==> flow/design.v <==
module DCT_Component (
    input clk,
    input reset,
    input [3:0] address,
    input signed [31:0] writedata,
    input write,
    input read,
    input chipselect,
    output reg signed [31:0] readdata
);
    parameter signed [31:0] c1 = 1420;
    parameter signed [31:0] c2 = 1338;
    parameter signed [31:0] c3 = 1204;
    parameter signed [31:0] c5 = 805;
    parameter signed [31:0] c6 = 554;
    parameter signed [31:0] c7 = 283;
    parameter s1 = 3;
    parameter s2 = 10;
    parameter s3 = 13; 
    reg signed [31:0] data1, data2, data3, data4, data5, data6, data7, data8;
    wire signed [31:0] result1, result2, result3, result4, result5, result6, result7, result8;
    wire signed [31:0] result1_, result2_, result3_, result4_, result5_, result6_, result7_, result8_;
    wire signed [31:0] x0, x1, x2, x3, x4, x5, x6, x7, x8;
    wire signed [31:0] x5_out, x8_out, x7_out;
    DCT_Stage1 stage1(
        .data1(data1), .data2(data2), .data3(data3), .data4(data4),
        .data5(data5), .data6(data6), .data7(data7), .data8(data8),
        .x0(x0), .x1(x1), .x2(x2), .x3(x3), .x5(x5), .x6(x6), .x7(x7), .x8(x8)
    );
    DCT_Stage2 stage2(
        .x8(x8), .x5(x5), .x7(x7), .x6(x6),
        .x4(x4), .x5_out(x5_out), .x8_out(x8_out), .x7_out(x7_out)
    );
    DCT_Stage3 stage3(
        .x4(x4), .x5_out(x5_out),
        .result1(result1), .result5(result5)
    );
    DCT_Stage3Col stage3col(
        .x4(x4), .x5_out(x5_out),
        .result1_(result1_), .result5_(result5_)
    );
    DCT_Stage4 stage4(
        .x0(x0), .x1(x1), .x2(x2), .x3(x3), .x8_out(x8_out), .x7_out(x7_out),
        .result3(result3), .result7(result7), .result8(result8), .result6(result6), .result4(result4), .result2(result2)
    );
    DCT_Stage4Col stage4col(
        .x0(x0), .x1(x1), .x2(x2), .x3(x3), .x8_out(x8_out), .x7_out(x7_out),
        .result3_(result3_), .result7_(result7_), .result8_(result8_), .result6_(result6_), .result4_(result4_), .result2_(result2_)
    );
    always @(posedge clk or posedge reset) begin
        if (reset) begin
            data1 <= 0;
            data2 <= 0;
            data3 <= 0;
            data4 <= 0;
            data5 <= 0;
            data6 <= 0;
            data7 <= 0;
            data8 <= 0;
            readdata <= 0;
        end else begin
            if (write && chipselect) begin
                case (address)
                    4'b0000: data1 <= writedata;
                    4'b0001: data2 <= writedata;
                    4'b0010: data3 <= writedata;
                    4'b0011: data4 <= writedata;
                    4'b0100: data5 <= writedata;
                    4'b0101: data6 <= writedata;
                    4'b0110: data7 <= writedata;
                    4'b0111: data8 <= writedata;
                endcase
            end
            if (read && chipselect) begin
                case (address)
                    4'b0000: readdata <= result1;
                    4'b0001: readdata <= result2;
                    4'b0010: readdata <= result3;
                    4'b0011: readdata <= result4;
                    4'b0100: readdata <= result5;
                    4'b0101: readdata <= result6;
                    4'b0110: readdata <= result7;
                    4'b0111: readdata <= result8;
                    4'b1000: readdata <= result1_;
                    4'b1001: readdata <= result2_;
                    4'b1010: readdata <= result3_;
                    4'b1011: readdata <= result4_;
                    4'b1100: readdata <= result5_;
                    4'b1101: readdata <= result6_;
                    4'b1110: readdata <= result7_;
                    4'b1111: readdata <= result8_;
                endcase
            end
        end
    end
defparam stage4.c1 = c1;
defparam stage4.c2 = c2;
defparam stage4.c3 = c3;
defparam stage4.c5 = c5;
defparam stage4.c6 = c6;
defparam stage4.c7 = c7;
defparam stage4.s1 = s1;
defparam stage4.s2 = s2;
defparam stage4.s3 = s3;
defparam stage4col.c1 = c1;
defparam stage4col.c2 = c2;
defparam stage4col.c3 = c3;
defparam stage4col.c5 = c5;
defparam stage4col.c6 = c6;
defparam stage4col.c7 = c7;
defparam stage4col.s1 = s1;
defparam stage4col.s2 = s2;
defparam stage4col.s3 = s3;
defparam stage3col.s1 = s1;
defparam stage3col.s2 = s2;
defparam stage3col.s3 = s3;
endmodule
module DCT_Stage1(
    input signed [31:0] data1, data2, data3, data4, data5, data6, data7, data8,
    output reg signed [31:0] x0, x1, x2, x3, x5, x6, x7, x8
);
    always @(*) begin
        x8 = data1 + data8;
        x0 = data1 - data8;
        x7 = data2 + data7;
        x1 = data2 - data7;
        x6 = data3 + data6;
        x2 = data3 - data6;
        x5 = data4 + data5;
        x3 = data4 - data5;
    end
endmodule
module DCT_Stage2(
    input signed [31:0] x8, x5, x7, x6,
    output reg signed [31:0] x4, x5_out, x8_out, x7_out
);
    always @(*) begin
        x4 = x8 + x5;
        x8_out = x8 - x5;
        x5_out = x7 + x6;
        x7_out = x7 - x6;
    end
endmodule
module DCT_Stage3(
    input signed [31:0] x4, x5_out,
    output reg signed [31:0] result1, result5
);
    always @(*) begin
        result1 = x4 + x5_out;
        result5 = x4 - x5_out;
    end
endmodule
module DCT_Stage3Col(
    input signed [31:0] x4, x5_out,
    output reg signed [31:0] result1_, result5_
);
    parameter s1 = 3;
    parameter s2 = 10;
    parameter s3 = 13; 
    always @(*) begin
        result1_ = (x4 + x5_out) >>> s1;
        result5_ = (x4 - x5_out) >>> s1;
    end
endmodule
module DCT_Stage4(
    input signed [31:0] x0, x1, x2, x3, x8_out, x7_out,
    output reg signed [31:0] result3, result7, result8, result6, result4, result2
);
    parameter signed [31:0] c1 = 1420;
    parameter signed [31:0] c2 = 1338;
    parameter signed [31:0] c3 = 1204;
    parameter signed [31:0] c5 = 805;
    parameter signed [31:0] c6 = 554;
    parameter signed [31:0] c7 = 283;
    parameter s1 = 3;
    parameter s2 = 10;
    parameter s3 = 13; 
    always @(*) begin
        result3 = (x8_out * c2 + x7_out * c6) >>> s2;
        result7 = (x8_out * c6 - x7_out * c2) >>> s2;
        result8 = (x0 * c7 - x1 * c5 + x2 * c3 - x3 * c1) >>> s2;
        result6 = (x0 * c5 - x1 * c1 + x2 * c7 + x3 * c3) >>> s2;
        result4 = (x0 * c3 - x1 * c7 - x2 * c1 - x3 * c5) >>> s2;
        result2 = (x0 * c1 + x1 * c3 + x2 * c5 + x3 * c7) >>> s2;
    end
endmodule
module DCT_Stage4Col(
    input signed [31:0] x0, x1, x2, x3, x8_out, x7_out,
    output reg signed [31:0] result3_, result7_, result8_, result6_, result4_, result2_
);
    parameter signed [31:0] c1 = 1420;
    parameter signed [31:0] c2 = 1338;
    parameter signed [31:0] c3 = 1204;
    parameter signed [31:0] c5 = 805;
    parameter signed [31:0] c6 = 554;
    parameter signed [31:0] c7 = 283;
    parameter s1 = 3;
    parameter s2 = 10;
    parameter s3 = 13; 
    always @(*) begin
        result3_ = (x8_out * c2 + x7_out * c6) >>> s3;
        result7_ = (x8_out * c6 - x7_out * c2) >>> s3;
        result8_ = (x0 * c7 - x1 * c5 + x2 * c3 - x3 * c1) >>> s3;
        result6_ = (x0 * c5 - x1 * c1 + x2 * c7 + x3 * c3) >>> s3;
        result4_ = (x0 * c3 - x1 * c7 - x2 * c1 - x3 * c5) >>> s3;
        result2_ = (x0 * c1 + x1 * c3 + x2 * c5 + x3 * c7) >>> s3;
    end
endmodule
module DCT_Custom_Instruction(clk,
                              reset,
                              dataa,
                              n,
                              clk_en,
                              start,
							                done,
                              result);
parameter c1 = 1420;
parameter c2 = 1338;
parameter c3 = 1204;
parameter c5 = 805;
parameter c6 = 554;
parameter c7 = 283;
parameter s1 = 3;
parameter s2 = 10;
parameter s3 = 13;   
  input clk;
  input reset;
  input signed [31:0] dataa;  
  input [4:0] n;
  input clk_en;
  input start;
  output done;
  output signed [31:0] result;
  wire [3:0] address;
  wire write;
  wire read;
  reg done_delay;
  assign write = (n<8);
  assign read = (n>7);
 assign address = (n == 1) ? 4'b0001 :
                   (n == 2) ? 4'b0010 :
                   (n == 3) ? 4'b0011 :
                   (n == 4) ? 4'b0100 :
                   (n == 5) ? 4'b0101 :
                   (n == 6) ? 4'b0110 :
                   (n == 7) ? 4'b0111 :
                   (n == 8) ? 4'b0000 :
                   (n == 9) ? 4'b0001 :
                   (n == 10) ? 4'b0010 :
                   (n == 11) ? 4'b0011 :
                   (n == 12) ? 4'b0100 :
                   (n == 13) ? 4'b0101 :
                   (n == 14) ? 4'b0110 :
                   (n == 15) ? 4'b0111 :
                   (n == 16) ? 4'b1000 :
                   (n == 17) ? 4'b1001 :
                   (n == 18) ? 4'b1010 :
                   (n == 19) ? 4'b1011 :
                   (n == 20) ? 4'b1100 :
                   (n == 21) ? 4'b1101 :
                   (n == 22) ? 4'b1110 :
                   (n == 23) ? 4'b1111 : 4'b0000;
  assign done = (n>7)? done_delay : start;
  always @ (posedge clk or posedge reset)
  begin
  if (reset)
		done_delay <= 0;
  else
		done_delay <= start & read;
  end
  DCT_Component wrapper_wiring(.clk(clk),
                               .reset(reset),
                               .address(address),
                               .writedata(dataa),
                               .write(write & start),
                               .read(read),
                               .chipselect(clk_en),
                               .readdata(result));
defparam wrapper_wiring.c1 = c1;
defparam wrapper_wiring.c2 = c2;
defparam wrapper_wiring.c3 = c3;
defparam wrapper_wiring.c5 = c5;
defparam wrapper_wiring.c6 = c6;
defparam wrapper_wiring.c7 = c7;
defparam wrapper_wiring.s1 = s1;
defparam wrapper_wiring.s2 = s2;
defparam wrapper_wiring.s3 = s3;
endmodule
From RTL to reports: DCT_Custom_Instruction
The steps from the RTL of DCT_Custom_Instruction to its reports follow in flow order. Lines are those of the file above, counted from 1. Operators: Yosys type, input widths -> output width; for muxes data width and select width s. Not given: -

Top: DCT_Custom_Instruction. Clock port: clk. Library: sky130hd. Library corner: tt_025C_1v80.

Word level
Counts by Yosys on the flattened word-level netlist (proc, flatten, opt, wreduce; memories kept). Register bits leave out memories and registers merged into their read ports (data or address). Print and check cells are left out. Cells with the same type and inputs are merged into one.

Under word-level cells stands 136. For input bits the number is 41. Under register bits after elaboration stands 289. Output and inout bits: 33.

Multiplexer cells: 25. For reductions and logical operators the number is 11. The entry for add/sub/neg operators reads 28. Magnitude comparators: 2. For bitwise gates (word level) the number is 2. Equality and inequality tests: 38. The entry for $mul reads 20.

Operator list (number): $mul 32x10->30 const B (8); $mul 32x11->32 const B (4); $mul 32x10->32 const B (4); $mul 32x11->31 const B (2); $mul 32x10->31 const B (2); $pmux 32 s16 (1); $add 32x32->32 (14); $sub 32x32->32 (14); $mux 4 (23); $eq 5x4->1 const B (8); $eq 5x5->1 const B (8); $eq 4x4->1 const B (8); $eq 5x3->1 const B (4); $reduce_and 2->1 (8); $eq 4x3->1 const B (4); $eq 5x2->1 const B (2); $eq 4x2->1 const B (2); $eq 5x1->1 const B (1); $gt 5x3->1 const B (1); $lt 5x4->1 const B (1); $eq 4x1->1 const B (1); $logic_not 4->1 (1); $and 1x1->1 (2); $logic_and 1x1->1 (2); $mux 1 (1).

Depth
Longest topological path by Yosys (ltp), each cell counted once; first at word level (registers and memories cut), then after technology mapping (sequential cells cut; the memories' decode and read muxes count).

Under depth after elaboration stands 26. For ABC_AREA the number is 0. For mapped depth the number is 59. Under depth with buffers taken out stands 58.

Mapped cells and area
The flow's flattened synthesis, as Yosys stat reports it; memories are mapped. The netlist is that of the ABC_AREA named above (0 if unset); the other value can give another one. Totals and module areas in this step are rounded.

For standard cells after synthesis the number is 12636. The entry for area of sequential cells reads 0.0072 sq mm. For flip-flop cells the number is 289. The entry for chip area (Yosys) reads 0.12 sq mm. For buffers the number is 190.

Cells by type: sky130_fd_sc_hd__fa_1 (number 1870, total area 3.74E+04 sq um); sky130_fd_sc_hd__ha_1 (number 2205, total area 2.76E+04 sq um); sky130_fd_sc_hd__inv_1 (number 3094, total area 1.16E+04 sq um); sky130_fd_sc_hd__dfrtp_1 (number 289, total area 7.23E+03 sq um); sky130_fd_sc_hd__xnor2_1 (number 703, total area 6.16E+03 sq um); sky130_fd_sc_hd__a21oi_1 (number 597, total area 2.99E+03 sq um); sky130_fd_sc_hd__mux2_2 (number 258, total area 2.91E+03 sq um); sky130_fd_sc_hd__nor2_1 (number 666, total area 2.5E+03 sq um); sky130_fd_sc_hd__xor2_1 (number 229, total area 2.01E+03 sq um); sky130_fd_sc_hd__o21ai_0 (number 346, total area 1.73E+03 sq um); sky130_fd_sc_hd__nand2_1 (number 330, total area 1.24E+03 sq um); sky130_fd_sc_hd__a21o_1 (number 157, total area 1178.63 sq um); sky130_fd_sc_hd__o21bai_1 (number 142, total area 1.07E+03 sq um); sky130_fd_sc_hd__nor3_1 (number 163, total area 815.782 sq um); sky130_fd_sc_hd__nand2b_1 (number 121, total area 756.976 sq um); sky130_fd_sc_hd__nor2b_1 (number 115, total area 719.44 sq um); sky130_fd_sc_hd__nand3_1 (number 135, total area 675.648 sq um); sky130_fd_sc_hd__o21a_1 (number 86, total area 645.619 sq um).

Not listed: further types 83, cells in them 1130. By module: a second synthesis without flattening, with its own total; a netlist apart from the flattened one above.

The figure for cells (unflattened synthesis) is 22252. For area (unflattened synthesis) the number is 0.21 sq mm.

Each row is one instance without its submodules.

Modules: DCT_Stage4 (cells 8426, instances 1, area 0.084 sq mm, seq. area 0 sq mm); DCT_Stage4Col (cells 8446, instances 1, area 0.084 sq mm, seq. area 0 sq mm); DCT_Component (cells 1185, instances 1, area 0.014 sq mm, seq. area 0.0072 sq mm); DCT_Stage1 (cells 2045, instances 1, area 0.014 sq mm, seq. area 0 sq mm); DCT_Stage2 (cells 1046, instances 1, area 0.0069 sq mm, seq. area 0 sq mm); DCT_Stage3 (cells 576, instances 1, area 0.0039 sq mm, seq. area 0 sq mm); DCT_Stage3Col (cells 516, instances 1, area 0.0034 sq mm, seq. area 0 sq mm); DCT_Custom_Instruction (cells 12, instances 1, area 0.0001 sq mm, seq. area 0.000025 sq mm).

Path before layout
Path of least setup slack by OpenSTA after synthesis, without wires, with an ideal clock, recovery checks aside; 20% of the period is set as input and as output delay. Where synthesis merged equal registers, the netlist keeps one of their names.

Kind: reg-to-reg. Start: reg wrapper_wiring.data6[1]. End: reg wrapper_wiring.readdata[29]. The entry for path slack reads 2.793 ns. The entry for driving pins on the path reads 55. The entry for library setup time reads 0.124 ns. For delay of the path the number is 13.206 ns. Arrival: 13.082 ns. The entry for time at the first pin reads 0.000 ns. Clock period: 16.0 ns. Under required time stands 15.876 ns. The figure for path buffers is 0. Synthesis period reached: 13.207 ns.

"delay of the path" = arrival - input delay + setup time. "driving pins on the path": output pins that drive a net of the path, with the launching flip-flop's if there is one; two outputs of one cell count as two. "synthesis period reached" is the clock period less the worst setup slack; recovery checks do not enter. This is arithmetic on one report: input and output delays are still those of the set period (20% each). Between the ends stands the longest chain of elaborated cells between them, by number of cells; it is not shown to be the way that was timed. Of several equally long chains one is given. Each line given opens the expression or statement behind the cell; cells for indexed reads and writes are added by Yosys, which also makes memories of some case tables. At most two assigning lines are given for a register; there are more.

Path through: sky130_fd_sc_hd__dfrtp_1 > sky130_fd_sc_hd__inv_1 > sky130_fd_sc_hd__ha_1 > sky130_fd_sc_hd__nor2b_1 > sky130_fd_sc_hd__o31a_1 > sky130_fd_sc_hd__o311a_1 > sky130_fd_sc_hd__nor2_1 > sky130_fd_sc_hd__o21bai_1 > sky130_fd_sc_hd__a21oi_1 > sky130_fd_sc_hd__xnor2_1 > sky130_fd_sc_hd__ha_1 > sky130_fd_sc_hd__ha_1 > sky130_fd_sc_hd__inv_1 > sky130_fd_sc_hd__fa_1 > sky130_fd_sc_hd__inv_1 > sky130_fd_sc_hd__fa_1 > sky130_fd_sc_hd__inv_1 > sky130_fd_sc_hd__fa_1 > (+19 left out) > sky130_fd_sc_hd__inv_1 > sky130_fd_sc_hd__fa_1 > sky130_fd_sc_hd__fa_1 > sky130_fd_sc_hd__xnor2_1 > sky130_fd_sc_hd__xnor2_1 > sky130_fd_sc_hd__xnor2_1 > sky130_fd_sc_hd__xnor2_1 > sky130_fd_sc_hd__xnor2_1 > sky130_fd_sc_hd__xnor3_1 > sky130_fd_sc_hd__xnor3_1 > sky130_fd_sc_hd__xnor3_1 > sky130_fd_sc_hd__xnor2_1 > sky130_fd_sc_hd__xor2_1 > sky130_fd_sc_hd__a221o_1 > sky130_fd_sc_hd__a211o_1 > sky130_fd_sc_hd__nor4_4 > sky130_fd_sc_hd__o211a_1 > sky130_fd_sc_hd__a21oi_1. The entry for cells in the longest elaborated chain reads 5. The figure for elaborated cells between the ends (all ways) is 23. Those cells by class: add/sub: 16; mul: 6; mux: 1.

RTL lines, path after synthesis: start, declared (RTL line 20) `reg signed [31:0] data1, data2, data3, data4, data5, data6, data7, data8;`; start, assigned (RTL line 57) `data6 <= 0;`; start, assigned (RTL line 69) `4'b0101: data6 <= writedata;`; $sub 32x32->32 (RTL line 128) `x2 = data3 - data6;`; $mul 32x10->30 (RTL line 181) `result8 = (x0 * c7 - x1 * c5 + x2 * c3 - x3 * c1) >>> s2;`; $add 32x32->32 (RTL line 181); $sub 32x32->32 (RTL line 181); $pmux 32 s16 (RTL line 75) `case (address)`; end, assigned (RTL line 76) `4'b0000: readdata <= result1;`; end, assigned (RTL line 77) `4'b0001: readdata <= result2;`; end, declared (RTL line 9) `output reg signed [31:0] readdata`.

Path in the finished layout
From the final timing report of run 1: the path of least setup slack in the routed layout; clock arrival at registers is part of the times.

Kind: reg-to-reg. Start: reg wrapper_wiring.data6[0]. End: reg wrapper_wiring.readdata[21]. The figure for path buffers is 0. Arrival: 18.10 ns. The entry for time at the first pin reads 0.65 ns. The entry for path slack reads 1.77 ns. The entry for library setup time reads 0.10 ns. The entry for driving pins on the path reads 53. Under required time stands 19.87 ns. Clock period: 19.3 ns.

Between the ends stands the longest chain of elaborated cells between them, by number of cells; it is not shown to be the way that was timed. Of several equally long chains one is given. At most two assigning lines are given for a register; there are more.

Path through: sky130_fd_sc_hd__dfrtp_1 > sky130_fd_sc_hd__ha_1 > sky130_fd_sc_hd__fa_1 > sky130_fd_sc_hd__nor2b_1 > sky130_fd_sc_hd__o31a_1 > sky130_fd_sc_hd__o31a_1 > sky130_fd_sc_hd__a21oi_1 > sky130_fd_sc_hd__nor2b_1 > sky130_fd_sc_hd__o21ai_0 > sky130_fd_sc_hd__a221o_1 > sky130_fd_sc_hd__inv_1 > sky130_fd_sc_hd__ha_1 > sky130_fd_sc_hd__ha_1 > sky130_fd_sc_hd__inv_1 > sky130_fd_sc_hd__fa_1 > sky130_fd_sc_hd__inv_1 > sky130_fd_sc_hd__fa_1 > sky130_fd_sc_hd__inv_1 > (+17 left out) > sky130_fd_sc_hd__fa_1 > sky130_fd_sc_hd__fa_1 > sky130_fd_sc_hd__fa_1 > sky130_fd_sc_hd__xnor2_1 > sky130_fd_sc_hd__xnor2_1 > sky130_fd_sc_hd__xnor2_1 > sky130_fd_sc_hd__xnor2_1 > sky130_fd_sc_hd__xnor2_1 > sky130_fd_sc_hd__xnor3_1 > sky130_fd_sc_hd__xnor3_1 > sky130_fd_sc_hd__xnor3_1 > sky130_fd_sc_hd__xnor2_2 > sky130_fd_sc_hd__xor2_1 > sky130_fd_sc_hd__a221o_1 > sky130_fd_sc_hd__a211o_1 > sky130_fd_sc_hd__nor4_4 > sky130_fd_sc_hd__a211oi_1 > sky130_fd_sc_hd__a21o_1. The entry for cells in the longest elaborated chain reads 5. The figure for elaborated cells between the ends (all ways) is 23. Those cells by class: add/sub: 16; mul: 6; mux: 1.

RTL lines, path after layout: start, declared (RTL line 20) `reg signed [31:0] data1, data2, data3, data4, data5, data6, data7, data8;`; start, assigned (RTL line 57) `data6 <= 0;`; start, assigned (RTL line 69) `4'b0101: data6 <= writedata;`; $sub 32x32->32 (RTL line 128) `x2 = data3 - data6;`; $mul 32x10->30 (RTL line 181) `result8 = (x0 * c7 - x1 * c5 + x2 * c3 - x3 * c1) >>> s2;`; $add 32x32->32 (RTL line 181); $sub 32x32->32 (RTL line 181); $pmux 32 s16 (RTL line 75) `case (address)`; end, assigned (RTL line 76) `4'b0000: readdata <= result1;`; end, assigned (RTL line 77) `4'b0001: readdata <= result2;`; end, declared (RTL line 9) `output reg signed [31:0] readdata`.

--- measured runs ---
DCT_Custom_Instruction through Yosys and OpenROAD on sky130hd: 3 stored runs, unordered, with their settings and measured results. The constraints put input and output delay at 20% of the set period each and load the outputs with 0.01 pF. By "period reached" is meant the clock period of the run minus its worst setup slack. This is arithmetic on one report: input and output delays are still those of the set period (20% each). "critical setup path time" means the part of the period allowed to the worst setup path (the constraints hold back 20% at inputs and 20% at outputs) less its slack; where the path has registers, the arrival times of their clocks count too. Values from the reports are rounded here.

Files of run 1:
==> flow/run.sh <==
#!/bin/bash
# the make line also repeats the synthesis and layout settings of config.mk as NAME=value (left out here)
make -C /OpenROAD-flow-scripts/flow DESIGN_CONFIG=/design/flow/config.mk WORK_HOME=/design/flow/orfs CLKGATE_MAP_FILE= finish
==> flow/config.mk <==
export PLATFORM = sky130hd
export DESIGN_NAME = DCT_Custom_Instruction
export DESIGN_NICKNAME = DCT_Custom_Instruction
export VERILOG_FILES = /design/flow/design.v
export SDC_FILE = /design/flow/constraint.sdc
export NUM_CORES = 4
export LEC_CHECK = 0
export CAP_MARGIN = 30
export CELL_PAD_IN_SITES_GLOBAL_PLACEMENT = 2
export CORE_MARGIN = 9
export CORE_UTILIZATION = 20
export CTS_CLUSTER_SIZE = 77
export GPL_TIMING_DRIVEN = 0
export MAX_ROUTING_LAYER = met4
export MIN_ROUTING_LAYER = met1
export PLACE_DENSITY = 0.42
export SLEW_MARGIN = 30
==> flow/constraint.sdc <==
create_clock -name core_clock -period 19.3 [get_ports {clk}]
set_input_delay 3.8600 -clock core_clock [delete_from_list [all_inputs] [get_ports {clk}]]
set_output_delay 3.8600 -clock core_clock [all_outputs]
set_load 0.01 [all_outputs]

Results of run 1. The final design utilization comes to 23%. For the overall die area the run shows 0.62 sq mm. The synthesis area is 0.12 sq mm. The measured critical setup path time is 17.53 ns. Critical path kind: reg-to-reg. For the worst setup slack after layout the run shows 1.8 ns. The final worst hold slack stands at 0.50 ns. The summed negative setup slack is 0.000 ns. For the period reached the run shows 17.530 ns. For the standard-cell area after layout the run shows 0.14 sq mm.

Files of run 2:
==> flow/run.sh <==
#!/bin/bash
# the make line also repeats the synthesis and layout settings of config.mk as NAME=value (left out here)
make -C /OpenROAD-flow-scripts/flow DESIGN_CONFIG=/design/flow/config.mk WORK_HOME=/design/flow/orfs CLKGATE_MAP_FILE= finish
==> flow/config.mk <==
export PLATFORM = sky130hd
export DESIGN_NAME = DCT_Custom_Instruction
export DESIGN_NICKNAME = DCT_Custom_Instruction
export VERILOG_FILES = /design/flow/design.v
export SDC_FILE = /design/flow/constraint.sdc
export NUM_CORES = 4
export LEC_CHECK = 0
export ABC_AREA = 1
export CAP_MARGIN = 20
export CELL_PAD_IN_SITES_GLOBAL_PLACEMENT = 3
export CORE_ASPECT_RATIO = 0.91
export CORE_MARGIN = 2
export CORE_UTILIZATION = 59
export CTS_CLUSTER_DIAMETER = 160
export GPL_ROUTABILITY_DRIVEN = 1
export MIN_ROUTING_LAYER = met2
export SETUP_SLACK_MARGIN = 3.21
export SLEW_MARGIN = 0
==> flow/constraint.sdc <==
create_clock -name core_clock -period 16.0 [get_ports {clk}]
set_input_delay 3.2000 -clock core_clock [delete_from_list [all_inputs] [get_ports {clk}]]
set_output_delay 3.2000 -clock core_clock [all_outputs]
set_load 0.01 [all_outputs]

Outcome of run 2: no final report: placement broke off with GPL-0301.

Files of run 3:
==> flow/run.sh <==
#!/bin/bash
# the make line also repeats the synthesis and layout settings of config.mk as NAME=value (left out here)
make -C /OpenROAD-flow-scripts/flow DESIGN_CONFIG=/design/flow/config.mk WORK_HOME=/design/flow/orfs CLKGATE_MAP_FILE= finish
==> flow/config.mk <==
export PLATFORM = sky130hd
export DESIGN_NAME = DCT_Custom_Instruction
export DESIGN_NICKNAME = DCT_Custom_Instruction
export VERILOG_FILES = /design/flow/design.v
export SDC_FILE = /design/flow/constraint.sdc
export NUM_CORES = 4
export LEC_CHECK = 0
export CAP_MARGIN = 15
export CELL_PAD_IN_SITES_DETAIL_PLACEMENT = 2
export CELL_PAD_IN_SITES_GLOBAL_PLACEMENT = 2
export CORE_MARGIN = 2
export CORE_UTILIZATION = 26
export CTS_CLUSTER_SIZE = 38
export MAX_ROUTING_LAYER = met5
export MIN_ROUTING_LAYER = met2
export PLACE_DENSITY_LB_ADDON = 0.13
export SETUP_SLACK_MARGIN = -0.68
export SLEW_MARGIN = 40
==> flow/constraint.sdc <==
create_clock -name core_clock -period 10.9 [get_ports {clk}]
set_input_delay 2.1800 -clock core_clock [delete_from_list [all_inputs] [get_ports {clk}]]
set_output_delay 2.1800 -clock core_clock [all_outputs]
set_load 0.01 [all_outputs]

Results of run 3. The final design utilization comes to 36%. For the overall die area the run shows 0.46 sq mm. The synthesis area is 0.12 sq mm. The measured critical setup path time is 14.25 ns. Critical path kind: reg-to-reg. For the worst setup slack after layout the run shows -3.3 ns. The final worst hold slack stands at 0.49 ns. The summed negative setup slack is -76 ns. For the period reached the run shows 14.246 ns. For the standard-cell area after layout the run shows 0.16 sq mm.
--- end ---
